==> flow/design.v <==
module pe (
    input clk, en,
    input      [7:0] a, b,
    output reg [15:0] out
);
    always @(posedge clk) begin
        if (en) begin
            out <= a*b;
        end else begin  
            out <= 0;
        end
    end
endmodule
module cu_engine (
    input  clk, nrst,
    input  [71:0] filter, 
    input  [23:0] data_in,
    input  [ 8:0] pe_en_ctrl,
    output [15:0] pe_out
);
    reg [23:0] dff [0:1];
    wire [143:0] psum;
    pe pe00 (.clk(clk), .en(pe_en_ctrl[0]), .a(data_in[ 7: 0]), .b(filter[ 7: 0]), .out(psum[15: 0]));
    pe pe10 (.clk(clk), .en(pe_en_ctrl[1]), .a(data_in[15: 8]), .b(filter[15: 8]), .out(psum[31:16]));
    pe pe20 (.clk(clk), .en(pe_en_ctrl[2]), .a(data_in[23:16]), .b(filter[23:16]), .out(psum[47:32]));
    pe pe01 (.clk(clk), .en(pe_en_ctrl[3]), .a(dff[0][ 7: 0]), .b(filter[31:24]), .out(psum[63:48]));
    pe pe11 (.clk(clk), .en(pe_en_ctrl[4]), .a(dff[0][15: 8]), .b(filter[39:32]), .out(psum[79:64]));
    pe pe21 (.clk(clk), .en(pe_en_ctrl[5]), .a(dff[0][23:16]), .b(filter[47:40]), .out(psum[95:80]));
    pe pe02 (.clk(clk), .en(pe_en_ctrl[6]), .a(dff[1][ 7: 0]), .b(filter[55:48]), .out(psum[111: 96]));
    pe pe12 (.clk(clk), .en(pe_en_ctrl[7]), .a(dff[1][15: 8]), .b(filter[63:56]), .out(psum[127:112]));
    pe pe22 (.clk(clk), .en(pe_en_ctrl[8]), .a(dff[1][23:16]), .b(filter[71:64]), .out(psum[143:128]));
    always @(posedge clk) begin
        if (!nrst) begin
            dff[0] <= 0;
            dff[1] <= 0;
        end else begin
            dff[0] <= data_in;
            dff[1] <= dff[0]; 
        end
    end
    assign pe_out = psum[15:0] + psum[31:16] + psum[47:32] + psum[63:48] + psum[79:64] + psum[95:80] + psum[111:96] + psum[127:112] + psum[143:128];
endmodule
# Step by step through the tools: cu_engine
# Tool output for the design above, in the order of the flow.
# Line numbers count from 1 in the design file above.
# Library cell names are shortened.
# Not given: --
# design
top_module,cu_engine
clock_port,clk
cell_library,sky130hd
pvt_corner,tt_025C_1v80

# Word-level counts
# Yosys after proc, flatten, opt, wreduce and memory -nomap, before mapping. Enables and synchronous resets that opt folds into registers are not counted as muxes. Print and check cells are not counted. Equal cells are merged and count once.
# bits
register_bits,192
in_bits,107
out_inout_bits,16
word_cells,28
# op_classes
addsub,8
mul,9
# op_table
operator,n
8-bit by 8-bit multiplier with 16-bit output,9
16-bit adder,8

# Depth
# Longest topological path by Yosys (ltp), each cell counted once; first at word level (registers and memories cut), then after technology mapping (sequential cells cut; the memories' decode and read muxes count).
# depth
ltp_word,8
abc_area,0
depth_mapped,17
mapped_depth_nobuf,16

# After synthesis
# Source: synth_stat.txt of the flow (Yosys; design flattened, memories mapped). It holds for the ABC_AREA given above (unset counts as 0); a run with the other value may have another netlist.
# synth_totals
stdcells,2853
synth_area_um2,26810.7
sequential_area_um2,3843.7
ffs,192
buf_cells,11
# types
cell,n,area_total_um2
fa_1,425,8508.16
ha_1,340,4254.08
dfxtp_1,192,3.84E+03
and2_1,556,3.48E+03
inv_1,609,2.29E+03
nand2_1,112,420.403
xnor2_1,48,420.403
o21a_1,45,337.824
nor2_1,88,330.317
a21oi_1,65,325.312
a21o_1,38,285.274
xor2_1,31,271.51
o21ai_0,43,215.206
nor3_1,39,195.187
a211oi_1,22,165.158
nor2b_1,20,125.12
nand2b_1,16,100.096
o21bai_1,12,90.086
# Not listed: further types 37, cells in them 152.
# By module: a second synthesis without flattening, with its own total; a netlist apart from the flattened one above.
# hier_totals
hier_cells,2895
area_unflattened_um2,27171.1
# Each row is one instance without its submodules.
# by_module
mod,instances,cells,mod_area_um2,mod_seq_area_um2
pe,9,274,2516.2,320.3
cu_engine,1,429,4525.6,960.9

# Path before layout
# Source: OpenSTA report_checks on the synthesized netlist (no wires, ideal clock, input and output delay 20% of the period each), path of least setup slack; recovery checks are left aside. Register names are those of the netlist, which keeps one name where synthesis merged equal registers.
# synth_path
path_type,register -> output
from,reg pe02.out[2]
to,out pe_out[14]
period_ns,6.2
out_delay_ns,1.240
launch_ns,0.000
t_arrival_ns,4.180
t_required_ns,4.960
slack_ns,0.780
path_delay_ns,4.180
stages,15
path_buffers,0
synth_period_reached_ns,5.42
# "path_delay_ns" is the arrival time less input delay plus setup time.
# At an output port there is no setup time.
# "stages" counts driving pins, that of a launching flip-flop among them; a cell with two outputs on the path counts twice.
# "synth_period_reached_ns" is the clock period less the worst setup slack; recovery checks do not enter. This is arithmetic on one report: input and output delays are still those of the set period (20% each).
# Between the ends stands the longest chain of elaborated cells between them, by number of cells; it is not shown to be the way that was timed. Of several equally long chains one is given.
# A line is the first line of the expression or statement that the cell stems from. Yosys adds cells for indexed reads and writes and turns some case tables into memories.
# synth_between
path_cell_list,dfxtp_1 fa_1 fa_1 fa_1 inv_1 fa_1 inv_1 ha_1 fa_1 a211oi_1 o211ai_1 a41oi_1 o21bai_1 a21oi_1 xnor2_1
elab_chain_cells,3
cone_cells,3
cone_lines,1
classes_between,3 x add/sub
# synth_lines
element,line,rtl
"start, declared",4,output reg [15:0] out
"start, assigned",8,out <= a*b;
"start, assigned",10,out <= 0;
16-bit adder (3 in a row),41,assign pe_out = psum[15:0] + psum[31:16] + psum[47:32] + psum[63:48] + psum[79:64] + psum[95:80] + psum[111:96 ...
"end, declared",19,output [15:0] pe_out

# Timing after layout
# From the final timing report of run 1: the path of least setup slack in the routed layout; clock arrival at registers is part of the times.
# layout_path
path_type,register -> output
from,reg pe00.out[2]
to,out pe_out[14]
period_ns,6.07
out_delay_ns,1.21
launch_ns,0.46
t_arrival_ns,4.72
t_required_ns,4.86
slack_ns,0.14
stages,18
path_buffers,1
# Between the ends stands the longest chain of elaborated cells between them, by number of cells; it is not shown to be the way that was timed. Of several equally long chains one is given.
# layout_between
path_cell_list,dfxtp_2 inv_2 fa_1 inv_1 fa_1 fa_1 inv_1 fa_1 inv_2 ha_4 fa_2 a211oi_2 o211ai_1 a41oi_2 o21bai_1 a21oi_2 xnor2_2 buf_2
elab_chain_cells,8
cone_cells,8
cone_lines,1
classes_between,8 x add/sub
# layout_lines
element,line,rtl
"start, declared",4,output reg [15:0] out
"start, assigned",8,out <= a*b;
"start, assigned",10,out <= 0;
16-bit adder (8 in a row),41,assign pe_out = psum[15:0] + psum[31:16] + psum[47:32] + psum[63:48] + psum[79:64] + psum[95:80] + psum[111:96 ...
"end, declared",19,output [15:0] pe_out

# Measured results for cu_engine: 6 stored runs of the Yosys and OpenROAD flow on sky130hd. The settings differ; the order carries no meaning. The constraints put input and output delay at 20% of the set period each and load the outputs with 0.01 pF.
# By "worst_setup_path_time_ns" is meant the share of the clock period that the worst setup path is allowed (20% is reserved at inputs, 20% at outputs), minus its slack. Clock arrival times at its registers enter into it.
# By "fin_power_uw" is meant OpenSTA's value without simulated activity: inputs other than the clock are taken to toggle once in ten clock periods, and the tool carries that through the logic.
# A setting shown as - is not set for that run.
item,run 1,run 2,run 3,run 4,run 5,run 6
CORE_UTILIZATION,40,32,40,40,36,32
period_ns,6.07,10.6,6.2,5.33,6.05,10.6
CAP_MARGIN,20,0,20,20,20,15
CORE_MARGIN,2,2,2,2,4,2
SLEW_MARGIN,20,20,20,20,20,20
ABC_AREA,-,1,-,-,-,1
CELL_PAD_IN_SITES_DETAIL_PLACEMENT,-,1,-,-,-,0
CELL_PAD_IN_SITES_GLOBAL_PLACEMENT,-,3,3,-,3,3
CORE_ASPECT_RATIO,-,0.91,-,-,-,0.91
CTS_CLUSTER_DIAMETER,-,210,-,-,52,210
GPL_ROUTABILITY_DRIVEN,-,0,-,-,1,0
GPL_TIMING_DRIVEN,-,1,0,-,1,0
MAX_ROUTING_LAYER,-,met4,-,-,met5,met4
MIN_ROUTING_LAYER,-,met1,met2,-,-,met2
SETUP_SLACK_MARGIN,-,0.84,-,-,-,0.21
TNS_END_PERCENT,-,60,-,-,-,60
setup_ws_ns,0.141,3.136,0.003,-0.390,0.080,3.146
finalCellArea_um2,29982.5,31196.2,29862.4,31690.4,30395.4,30827.1
worst_setup_path_time_ns,4.72,5.34,4.96,4.65,4.76,5.33
worstPathKind,register -> output,register -> output,register -> output,register -> output,register -> output,register -> output
synthArea_um2,26810.7,28488.6,26810.7,26810.7,26810.7,28488.6
fin_power_uw,13631,8570,13567,18348,14679,8675
final_die_area_um2,69113.8,91432.2,69113.8,69113.8,78904.8,91432.2
finish.utilization_frac,0.454,0.353,0.452,0.479,0.414,0.349
ws_hold_ns,0.600,0.612,0.637,0.613,0.625,0.769
